==> flow/design.v <==
module values (
    input logic       clk,
    input logic       rst_n,       
    input logic       newframe,   
    input logic [5:0] pixel,       
    input logic [63:0] seed,       
    output logic [7:0] read_data,
    output logic [63:0] debug_grid  
);
    logic [63:0] current_state;
    logic [63:0] next_state;
    logic [31:0] frame_counter;    
    logic update_frame;            
    always_ff @(posedge clk) begin
        if (!rst_n) begin
            current_state <= seed;   
        end else if (newframe) begin
            current_state <= next_state;
        end
    end
    assign debug_grid = current_state;
always_comb begin 
    integer x_offset, y_offset;
    logic [5:0] neighbor_count[64];
    next_state = 64'b0;
    if (newframe) begin
        int neighbor_counter;
        logic [2:0] row;
        logic [2:0] col;
        logic is_alive;
        logic becomes_alive;
        for (int i = 0; i < 64; i++) begin
            neighbor_counter = 0;
            row = i / 8;  
            col = i % 8;   
            for (x_offset = -1; x_offset <= 1; x_offset = x_offset + 1) begin
                for (y_offset = -1; y_offset <= 1; y_offset = y_offset + 1) begin
                    if (!(x_offset == 0 && y_offset == 0)) begin
                        logic [5:0] neighbor_index;
                        logic [2:0] new_row, new_col;
                        if ((row + x_offset >= 0) && (row + x_offset < 8) &&
                            (col + y_offset >= 0) && (col + y_offset < 8)) begin
                            new_row = row + x_offset;
                            new_col = col + y_offset;
                            neighbor_index = new_row * 8 + new_col;
                            if (current_state[neighbor_index]) begin
                                neighbor_counter = neighbor_counter + 1;
                            end
                        end
                        else begin
                            neighbor_index =0;
                            new_row = 0;
                            new_col = 0;
                        end
                    end
                end
            end
            is_alive = current_state[i];
            becomes_alive = (is_alive && (neighbor_counter == 2 || neighbor_counter == 3)) ||
                (!is_alive && (neighbor_counter == 3));
            next_state[i] = becomes_alive;
        end
    end
    else begin
        next_state = current_state;  
        x_offset = 0;
        y_offset = 0;
    end
end
always_comb begin
    if (current_state[pixel]) begin
        read_data = 8'hFF;  
    end else begin
        read_data = 8'h00;  
    end
end
endmodule
module ws2812b(
    input logic clk, 
    input logic rst_n,
    input logic serial_in, 
    input logic transmit, 
    output logic ws2812b_out, 
    output logic shift
);
    localparam IDLE = 1'b0;  
    localparam TRANSMITTING = 1'b1;
    localparam T0_CYCLE_COUNT = 4'd5;
    localparam T1_CYCLE_COUNT = 4'd10;
    localparam MAX_CYCLE_COUNT = 4'd15;
    logic state;
    logic [3:0] cycle_count;
    logic bit_being_sent;
    always_ff @(posedge clk) begin
        if (!rst_n) begin
            state <= IDLE;
            cycle_count <= 4'd0;
            bit_being_sent <= 1'b0;
        end else
        unique case (state)
            IDLE:
                if (transmit == 1'b1) begin
                    state <= TRANSMITTING;  
                    cycle_count <= 4'd0;  
                    bit_being_sent <= serial_in;
                end
            TRANSMITTING:  
                if (transmit == 1'b0) begin
                    state <= IDLE;  
                end
                else if (cycle_count == MAX_CYCLE_COUNT - 1) begin  
                    cycle_count <= 4'd0;
                    bit_being_sent <= serial_in;
                end
                else begin
                    cycle_count <= cycle_count + 1;
                end
        endcase
    end
    always_comb begin
        if (state == TRANSMITTING)
            if (bit_being_sent == 1'b0)  
                ws2812b_out = (cycle_count < T0_CYCLE_COUNT);  
            else
                ws2812b_out = (cycle_count < T1_CYCLE_COUNT);  
        else
            ws2812b_out = 1'b0;  
    end
    assign shift = (state == TRANSMITTING) && (cycle_count == 4'd0);  
endmodule
module controller (
    input logic clk, 
    input logic rst_n,
    output logic load_sreg, 
    output logic transmit_pixel, 
    output logic [5:0] pixel, 
    output logic newframe
);
    localparam TRANSMIT_FRAME       = 1'b0;
    localparam IDLE                 = 1'b1;
    localparam [2:0] READ_CH_VALS   = 3'b001;
    localparam [2:0] LOAD_SREG      = 3'b010;
    localparam [2:0] TRANSMIT_PIXEL = 3'b100;
    localparam [8:0] TRANSMIT_CYCLES    = 9'd360;        
    localparam [19:0] IDLE_CYCLES       = 20'd3600;      
    logic state;
    logic next_state;
    logic [2:0] transmit_phase;
    logic [2:0] next_transmit_phase;
    logic [5:0] pixel_counter;
    logic [5:0] frame_counter;  
    logic [8:0] transmit_counter;
    logic [19:0] idle_counter;
    logic transmit_pixel_done;
    logic idle_done;
    assign transmit_pixel_done = (transmit_counter == TRANSMIT_CYCLES - 1);
    assign idle_done = (idle_counter == IDLE_CYCLES - 1);
    always_ff @(posedge clk) begin
        if (!rst_n) begin
            state <= TRANSMIT_FRAME;
            transmit_phase <= READ_CH_VALS;
        end else begin
            state <= next_state;
            transmit_phase <= next_transmit_phase;
        end
    end
    always_comb begin
        next_state = 1'bx;
        unique case (state)
            TRANSMIT_FRAME:
                if ((pixel_counter == 6'd0) && (transmit_pixel_done))
                    next_state = IDLE;
                else
                    next_state = TRANSMIT_FRAME;
            IDLE:
                if (idle_done)
                    next_state = TRANSMIT_FRAME;
                else
                    next_state = IDLE;
        endcase
    end
    always_comb begin
        next_transmit_phase = READ_CH_VALS;
        if (state == TRANSMIT_FRAME) begin
            case (transmit_phase)
                READ_CH_VALS:
                    next_transmit_phase = LOAD_SREG;
                LOAD_SREG:
                    next_transmit_phase = TRANSMIT_PIXEL;
                TRANSMIT_PIXEL:
                    next_transmit_phase = transmit_pixel_done ? READ_CH_VALS : TRANSMIT_PIXEL;
            endcase
        end
    end
    always_ff @(posedge clk) begin
        if (!rst_n) begin
            pixel_counter <= 6'd63;
        end else if ((state == TRANSMIT_FRAME) && transmit_pixel_done) begin
            pixel_counter <= pixel_counter - 1;
        end
    end
    always_ff @(posedge clk) begin
        if (!rst_n) begin
            newframe <= 1'b0;
            frame_counter <= 6'd0;
        end else if (idle_done) begin
            if (frame_counter == 6'd1) begin
                newframe <= 1'b1;
                frame_counter <= 6'd0;
            end else begin
                newframe <= 1'b0;
                frame_counter <= frame_counter + 6'd1;
            end
        end else begin
            newframe <= 1'b0;
        end
    end
    always_ff @(posedge clk) begin
        if (!rst_n) begin
            transmit_counter <= 9'd0;
        end else if (transmit_phase == TRANSMIT_PIXEL) begin
            transmit_counter <= transmit_counter + 1;
        end
        else begin
            transmit_counter <= 9'd0;
        end
    end
    always_ff @(posedge clk) begin
        if (!rst_n) begin
            idle_counter <= 20'd0;
        end else if (state == IDLE) begin
            idle_counter <= idle_counter + 1;
        end
        else begin
            idle_counter <= 20'd0;
        end
    end
    assign pixel = pixel_counter;
    assign load_sreg = (transmit_phase == LOAD_SREG);
    assign transmit_pixel = (transmit_phase == TRANSMIT_PIXEL);
endmodule
module top(
    input logic     clk, 
    input logic     SW, 
    input logic     BOOT, 
    input logic [63:0] seed,
    output logic    _48b, 
    output logic    _45a
);
    logic [7:0] read_data;
    logic [5:0] pixel;
    logic newframe; 
    logic [23:0] shift_reg;  
    logic load_sreg;
    logic transmit_pixel;
    logic shift; 
    logic ws2812b_out;
    logic [63:0] pixel_control;
    logic [63:0] next_pixel_control;  
    logic [5:0] pixel_index;  
    logic [1:0] flipper;  
    values u1 (
        .clk         (clk), 
        .rst_n       (SW),  
        .newframe    (newframe), 
        .pixel        (pixel),
        .seed        (seed),
        .read_data     (read_data),
        .debug_grid  ()
    );
    ws2812b u4 (  
        .clk            (clk), 
        .rst_n          (SW),
        .serial_in      (shift_reg[23]),  
        .transmit       (transmit_pixel),  
        .ws2812b_out    (ws2812b_out), 
        .shift          (shift)
    );
    controller u5 (
        .clk            (clk), 
        .rst_n          (SW),
        .load_sreg      (load_sreg), 
        .transmit_pixel (transmit_pixel), 
        .pixel          (pixel),  
        .newframe          (newframe)  
    );
    always_ff @(posedge clk) begin
        if (!SW) begin
            flipper = 2'b00;
            shift_reg <= 24'd0;
        end else begin
        if(newframe) begin
            flipper = flipper + 1;
            if (flipper == 2'b11) begin
                flipper = 2'b00;
            end
        end
        if (load_sreg) begin  
            unique case (flipper)
                2'b00:
                    shift_reg <= { read_data, 16'd0 };
                2'b01:
                    shift_reg <= { 8'd0, read_data, 8'd0 };
                2'b10:
                    shift_reg <= { 16'd0, read_data };
                2'b11:  
                    shift_reg <= { 16'd0, read_data };
            endcase
        end
        else if (shift) begin
            shift_reg <= { shift_reg[22:0], 1'b0 }; 
        end
        end
    end
    assign _48b = ws2812b_out;  
    assign _45a = ~ws2812b_out;  
endmodule
# Reports on top
# Tool output for the design above, in the order of the flow.
# Line numbers count from 1 in the design file above.
# Library cell names are shortened.
# A cell with n/a has no value.
[setup] design="top" clock_port="clk" lib="sky130hd" pvt_corner="tt_025C_1v80"

# Elaborated design
# Source: Yosys, flattened and elaborated, memories not mapped. Widths are those after wreduce. Registers that Yosys merges into a memory's read port (data or address) are not register bits. Print and check cells do not count. Equal cells are merged and count once.
[word_totals] register_bits=142 input_bits=67 out_inout_bits=2 word_cells=1732
[classes] addsub=365 n_cmp=2 equal=143 n_shift=1 n_mux=870 bitwise=4 reduce_logical=334
[ops] cell="2-to-1 mux 32 bit" count=794
[ops] cell="adder 32 x 2 -> 32 bit (second input constant)" count=359
[ops] cell="equality test 32 x 3 -> 1 bit (second input constant)" count=128
[ops] cell="logical AND 1 bit" count=131
[ops] cell="logical OR 1 bit" count=128
[ops] cell="2-to-1 mux 64 bit" count=2
[ops] cell="parallel mux 24 bit (select 3 bit)" count=1
[ops] cell="logical NOT 1 bit" count=64
[ops] cell="indexed select 64 x 6 -> 1 bit" count=1
[ops] cell="2-to-1 mux 1 bit" count=58
[ops] cell="2-to-1 mux 24 bit" count=2
[ops] cell="adder 20 x 1 -> 20 bit (second input constant)" count=1
[ops] cell="equality test 20 x 12 -> 1 bit (second input constant)" count=1
[ops] cell="2-to-1 mux 4 bit" count=3
[ops] cell="adder 9 x 1 -> 9 bit (second input constant)" count=1
[ops] cell="equality test 9 bit (second input constant)" count=1
[ops] cell="parallel mux 3 bit (select 3 bit)" count=1
[ops] cell="AND reduction 2 bit" count=4
[ops] cell="parallel mux 4 bit (select 2 bit)" count=1
[ops] cell="2-to-1 mux 8 bit" count=1
[ops] cell="inequality test 2 x 1 -> 1 bit (second input constant)" count=3
[ops] cell="equality test 2 bit (second input constant)" count=3
[ops] cell="adder 6 x 1 -> 6 bit (second input constant)" count=1
[ops] cell="subtractor 6 x 1 -> 6 bit (second input constant)" count=1
[ops] cell="equality test 6 x 1 -> 1 bit (second input constant)" count=1
[ops] cell="logical NOT 6 bit" count=1
[ops] cell="2-to-1 mux 6 bit" count=1
[ops] cell="2-to-1 mux 2 bit" count=3
# Not listed: further kinds 18, cells in them 23.

# Longest topological paths
# Depth = most cells in a row (Yosys ltp): at word level without a register or memory, in the mapped netlist without a sequential cell, where the memories' decode and read muxes count.
[logic_depth] depth_word=29 ABC_AREA=0 mapped_depth=24

# Synthesis result
# Yosys stat after the flow's synthesis: flattened, memories mapped to cells. It holds for the ABC_AREA given above (unset counts as 0); a run with the other value may have another netlist.
# Totals and module areas in this step are rounded.
[types] type="ha_1" count=348
[types] type="xnor2_1" count=264
[types] type="edfxtp_1" count=64
[types] type="xor2_1" count=181
[types] type="dfxtp_1" count=78
[types] type="nand2_1" count=408
[types] type="nand3_1" count=163
[types] type="nor2_1" count=215
[types] type="o21ai_0" count=160
[types] type="a21oi_1" count=154
[types] type="mux2_2" count=67
[types] type="xnor2_2" count=41
[types] type="inv_1" count=177
[types] type="mux2i_1" count=62
[types] type="a31oi_1" count=80
[types] type="xnor3_1" count=18
[types] type="mux4_2" count=14
[types] type="nor3_1" count=62
# Other cell types: 81; their cells: 791.
[mapped] stdcells=3347 area_mm2=0.02646 ff_cells=142 buffers=180
# By module: a second synthesis without flattening, with its own total; a netlist apart from the flattened one above.
[unflattened] hier_cells=3331 hier_area_mm2=0.02675
# Each row is one instance without its submodules.
[by_module] mod="values" instances=1 n_cells=2950 area_mm2=0.02323 seq_area_mm2=0.001922
[by_module] mod="controller" instances=1 n_cells=236 area_mm2=0.002087 seq_area_mm2=0.0009209
[by_module] mod="top" instances=1 n_cells=105 area_mm2=0.001085 seq_area_mm2=0.0005205
[by_module] mod="ws2812b" instances=1 n_cells=40 area_mm2=0.0003491 seq_area_mm2=0.0001201

# Worst setup path after synthesis
# OpenSTA on the mapped netlist: ideal clock, no wires. The path of least setup slack (recovery checks aside). Input and output delay are each 20% of the period. Register names are those of the netlist, which keeps one name where synthesis merged equal registers.
[synth_path] path_kind="reg2reg" startpoint="register u1.current_state[41]" endpoint="register u1.current_state[49]" tclk_ns=10.0 setup_time_ns=0.149 launch_ns=0.000 t_arrival_ns=4.670 path_slack_ns=5.181 delay_ns=4.819 path_stages=24 synth_period_reached_ns=4.819
# "delay_ns" is the arrival time less input delay plus setup time.
# "path_stages": output pins that drive a net of the path, with the launching flip-flop's if there is one; two outputs of one cell count as two.
# "synth_period_reached_ns" is the clock period less the worst setup slack; recovery checks do not enter. This is arithmetic on one report: input and output delays are still those of the set period (20% each).
# The rows between start and end are the longest chain of elaborated cells between them; the timing report does not say that the signal goes this way. Where chains are equally long, one stands for them.
# Each line given opens the expression or statement behind the cell; cells for indexed reads and writes are added by Yosys, which also makes memories of some case tables.
[synth_via] cell_sequence="edfxtp_1 -> clkbuf_1 -> inv_1 -> ha_1 -> buf_4 -> xor2_4 -> ha_1 -> nand2_1 -> o31ai_1 -> ha_1 -> nand2b_1 -> nand2_1 -> inv_1 -> ha_1 -> a22o_1 -> ha_1 -> mux2i_1 -> inv_1 -> ha_1 -> nand2_1 -> a221o_1 -> o31a_1 -> a2111oi_2 -> a2bb2oi_1" elab_chain_len=26 cells_between=28 classes_between="add/sub (6); eq/ne (2); mux (16); reduce/logical (4)"
[synth_lines] element="from (decl)" line_no=10 text="logic [63:0] current_state;"
[synth_lines] element="from (assign)" line_no=16 text="current_state <= seed;"
[synth_lines] element="from (assign)" line_no=18 text="current_state <= next_state;"
[synth_lines] element="2-to-1 mux 32 bit" line_no=46 text="if (current_state[neighbor_index]) begin"
[synth_lines] element="2-to-1 mux 32 bit" line_no=26 text="if (newframe) begin"
[synth_lines] element="adder 32 x 2 -> 32 bit" line_no=47 text="neighbor_counter = neighbor_counter + 1;"
[synth_lines] element="2-to-1 mux 32 bit" line_no=46
[synth_lines] element="2-to-1 mux 32 bit" line_no=26
[synth_lines] element="adder 32 x 2 -> 32 bit" line_no=47
[synth_lines] element="2-to-1 mux 32 bit" line_no=46
[synth_lines] element="[... 12 more ...]"
[synth_lines] element="2-to-1 mux 32 bit" line_no=26
[synth_lines] element="equality test 32 x 3 -> 1 bit" line_no=59 text="becomes_alive = (is_alive && (neighbor_counter == 2 || neighbor_counter == 3)) ||"
[synth_lines] element="logical OR 1 bit" line_no=59
[synth_lines] element="logical AND 1 bit" line_no=59
[synth_lines] element="logical OR 1 bit" line_no=59
[synth_lines] element="2-to-1 mux 64 bit" line_no=17 text="end else if (newframe) begin"
[synth_lines] element="2-to-1 mux 64 bit" line_no=15 text="if (!rst_n) begin"
[synth_lines] element="to (assign)" line_no=16
[synth_lines] element="to (assign)" line_no=18
[synth_lines] element="to (decl)" line_no=10

# Worst path after layout
# From the final timing report of stored run 1: the path of least setup slack in the routed layout; clock arrival at registers is part of the times.
[layout_path] path_kind="reg2reg" startpoint="register u1.current_state[10]" endpoint="register u1.current_state[19]" tclk_ns=10.0 setup_time_ns=0.19 launch_ns=0.52 t_arrival_ns=6.47 path_slack_ns=3.84 path_stages=25
# The rows between start and end are the longest chain of elaborated cells between them; the timing report does not say that the signal goes this way. Where chains are equally long, one stands for them.
[layout_via] cell_sequence="edfxtp_1 -> buf_6 -> buf_2 -> inv_1 -> ha_1 -> xor2_1 -> ha_1 -> nand2_1 -> nand2_1 -> ha_1 -> o21ai_0 -> inv_1 -> ha_1 -> nand2_1 -> o21ai_0 -> ha_1 -> mux2_2 -> ha_1 -> nand2_1 -> xnor2_1 -> xnor2_1 -> xnor2_1 -> nor3_1 -> o21ai_0 -> o32ai_1" elab_chain_len=29 cells_between=31 classes_between="add/sub (7); eq/ne (2); mux (18); reduce/logical (4)"
[layout_lines] element="from (decl)" line_no=10 text="logic [63:0] current_state;"
[layout_lines] element="from (assign)" line_no=16 text="current_state <= seed;"
[layout_lines] element="from (assign)" line_no=18 text="current_state <= next_state;"
[layout_lines] element="2-to-1 mux 1 bit" line_no=46 text="if (current_state[neighbor_index]) begin"
[layout_lines] element="2-to-1 mux 32 bit" line_no=26 text="if (newframe) begin"
[layout_lines] element="adder 32 x 2 -> 32 bit" line_no=47 text="neighbor_counter = neighbor_counter + 1;"
[layout_lines] element="2-to-1 mux 32 bit" line_no=46
[layout_lines] element="2-to-1 mux 32 bit" line_no=26
[layout_lines] element="adder 32 x 2 -> 32 bit" line_no=47
[layout_lines] element="2-to-1 mux 32 bit" line_no=46
[layout_lines] element="[... 15 more ...]"
[layout_lines] element="2-to-1 mux 32 bit" line_no=26
[layout_lines] element="equality test 32 x 3 -> 1 bit" line_no=59 text="becomes_alive = (is_alive && (neighbor_counter == 2 || neighbor_counter == 3)) ||"
[layout_lines] element="logical OR 1 bit" line_no=59
[layout_lines] element="logical AND 1 bit" line_no=59
[layout_lines] element="logical OR 1 bit" line_no=59
[layout_lines] element="2-to-1 mux 64 bit" line_no=17 text="end else if (newframe) begin"
[layout_lines] element="2-to-1 mux 64 bit" line_no=15 text="if (!rst_n) begin"
[layout_lines] element="to (assign)" line_no=16
[layout_lines] element="to (assign)" line_no=18
[layout_lines] element="to (decl)" line_no=10

Subject: flow runs of top

Hi,

Flow measurements of top on sky130hd: 2 stored runs with different settings, listed in no order. Input and output delays are each 20% of the period that was set; the output load is 0.01 pF.
"achieved_clock_period_ns" = clock period - worst setup slack. The figure is calculated, with input and output delays left at 20% of the set period.
By "worst_path_ns" is meant the share of the clock period that the worst setup path is allowed (20% is reserved at inputs, 20% at outputs), minus its slack. Clock arrival times at its registers enter into it.
Results are given in rounded form.

[flow] stored run 1: files
==> flow/run.sh <==
#!/bin/bash
# the make line also repeats the synthesis and layout settings of config.mk as NAME=value (left out here)
make -C /OpenROAD-flow-scripts/flow DESIGN_CONFIG=/design/flow/config.mk WORK_HOME=/design/flow/orfs CLKGATE_MAP_FILE= finish
==> flow/config.mk <==
export PLATFORM = sky130hd
export DESIGN_NAME = top
export DESIGN_NICKNAME = top
export VERILOG_FILES = /design/flow/design.v
export SDC_FILE = /design/flow/constraint.sdc
export NUM_CORES = 4
export LEC_CHECK = 0
export CAP_MARGIN = 20
export CELL_PAD_IN_SITES_DETAIL_PLACEMENT = 1
export CORE_MARGIN = 2
export CORE_UTILIZATION = 40
export CTS_CLUSTER_DIAMETER = 191
export CTS_CLUSTER_SIZE = 67
export GPL_ROUTABILITY_DRIVEN = 1
export GPL_TIMING_DRIVEN = 0
export HOLD_SLACK_MARGIN = 0.21
export MAX_ROUTING_LAYER = met5
export PLACE_DENSITY_LB_ADDON = 0.28
export SETUP_SLACK_MARGIN = -0.32
export SLEW_MARGIN = 20
export TNS_END_PERCENT = 45
==> flow/constraint.sdc <==
create_clock -name core_clock -period 10.0 [get_ports {clk}]
set_input_delay 2.0000 -clock core_clock [delete_from_list [all_inputs] [get_ports {clk}]]
set_output_delay 2.0000 -clock core_clock [all_outputs]
set_load 0.01 [all_outputs]

[flow] stored run 1: metrics
[metrics] tns_ns = 0.000
[metrics] setup_worst_slack_ns = 3.838
[metrics] worst_path_ns = 6.16
[metrics] worstPathKind = reg2reg
[metrics] die_area_mm2 = 0.06823
[metrics] achieved_clock_period_ns = 6.162
[metrics] yosys.chip_area_mm2 = 0.02646
[metrics] utilization_pct = 44.0
[metrics] worst_hold_slack_ns = 0.442
[metrics] cell_area_final_mm2 = 0.02886

[flow] stored run 2: files
==> flow/run.sh <==
#!/bin/bash
# the make line also repeats the synthesis and layout settings of config.mk as NAME=value (left out here)
make -C /OpenROAD-flow-scripts/flow DESIGN_CONFIG=/design/flow/config.mk WORK_HOME=/design/flow/orfs CLKGATE_MAP_FILE= finish
==> flow/config.mk <==
export PLATFORM = sky130hd
export DESIGN_NAME = top
export DESIGN_NICKNAME = top
export VERILOG_FILES = /design/flow/design.v
export SDC_FILE = /design/flow/constraint.sdc
export NUM_CORES = 4
export LEC_CHECK = 0
export CAP_MARGIN = 20
export CELL_PAD_IN_SITES_DETAIL_PLACEMENT = 1
export CORE_ASPECT_RATIO = 1.16
export CORE_MARGIN = 6
export CORE_UTILIZATION = 15
export CTS_CLUSTER_DIAMETER = 155
export CTS_CLUSTER_SIZE = 22
export GPL_ROUTABILITY_DRIVEN = 1
export GPL_TIMING_DRIVEN = 0
export MAX_ROUTING_LAYER = met4
export MIN_ROUTING_LAYER = met2
export SETUP_SLACK_MARGIN = 0.98
export SLEW_MARGIN = 0
==> flow/constraint.sdc <==
create_clock -name core_clock -period 6.04 [get_ports {clk}]
set_input_delay 1.2080 -clock core_clock [delete_from_list [all_inputs] [get_ports {clk}]]
set_output_delay 1.2080 -clock core_clock [all_outputs]
set_load 0.01 [all_outputs]

[flow] stored run 2: metrics
[metrics] tns_ns = 0.000
[metrics] setup_worst_slack_ns = 0.937
[metrics] worst_path_ns = 5.10
[metrics] worstPathKind = reg2reg
[metrics] die_area_mm2 = 0.1867
[metrics] achieved_clock_period_ns = 5.103
[metrics] yosys.chip_area_mm2 = 0.02646
[metrics] utilization_pct = 18.7
[metrics] worst_hold_slack_ns = 0.415
[metrics] cell_area_final_mm2 = 0.03258

Regards
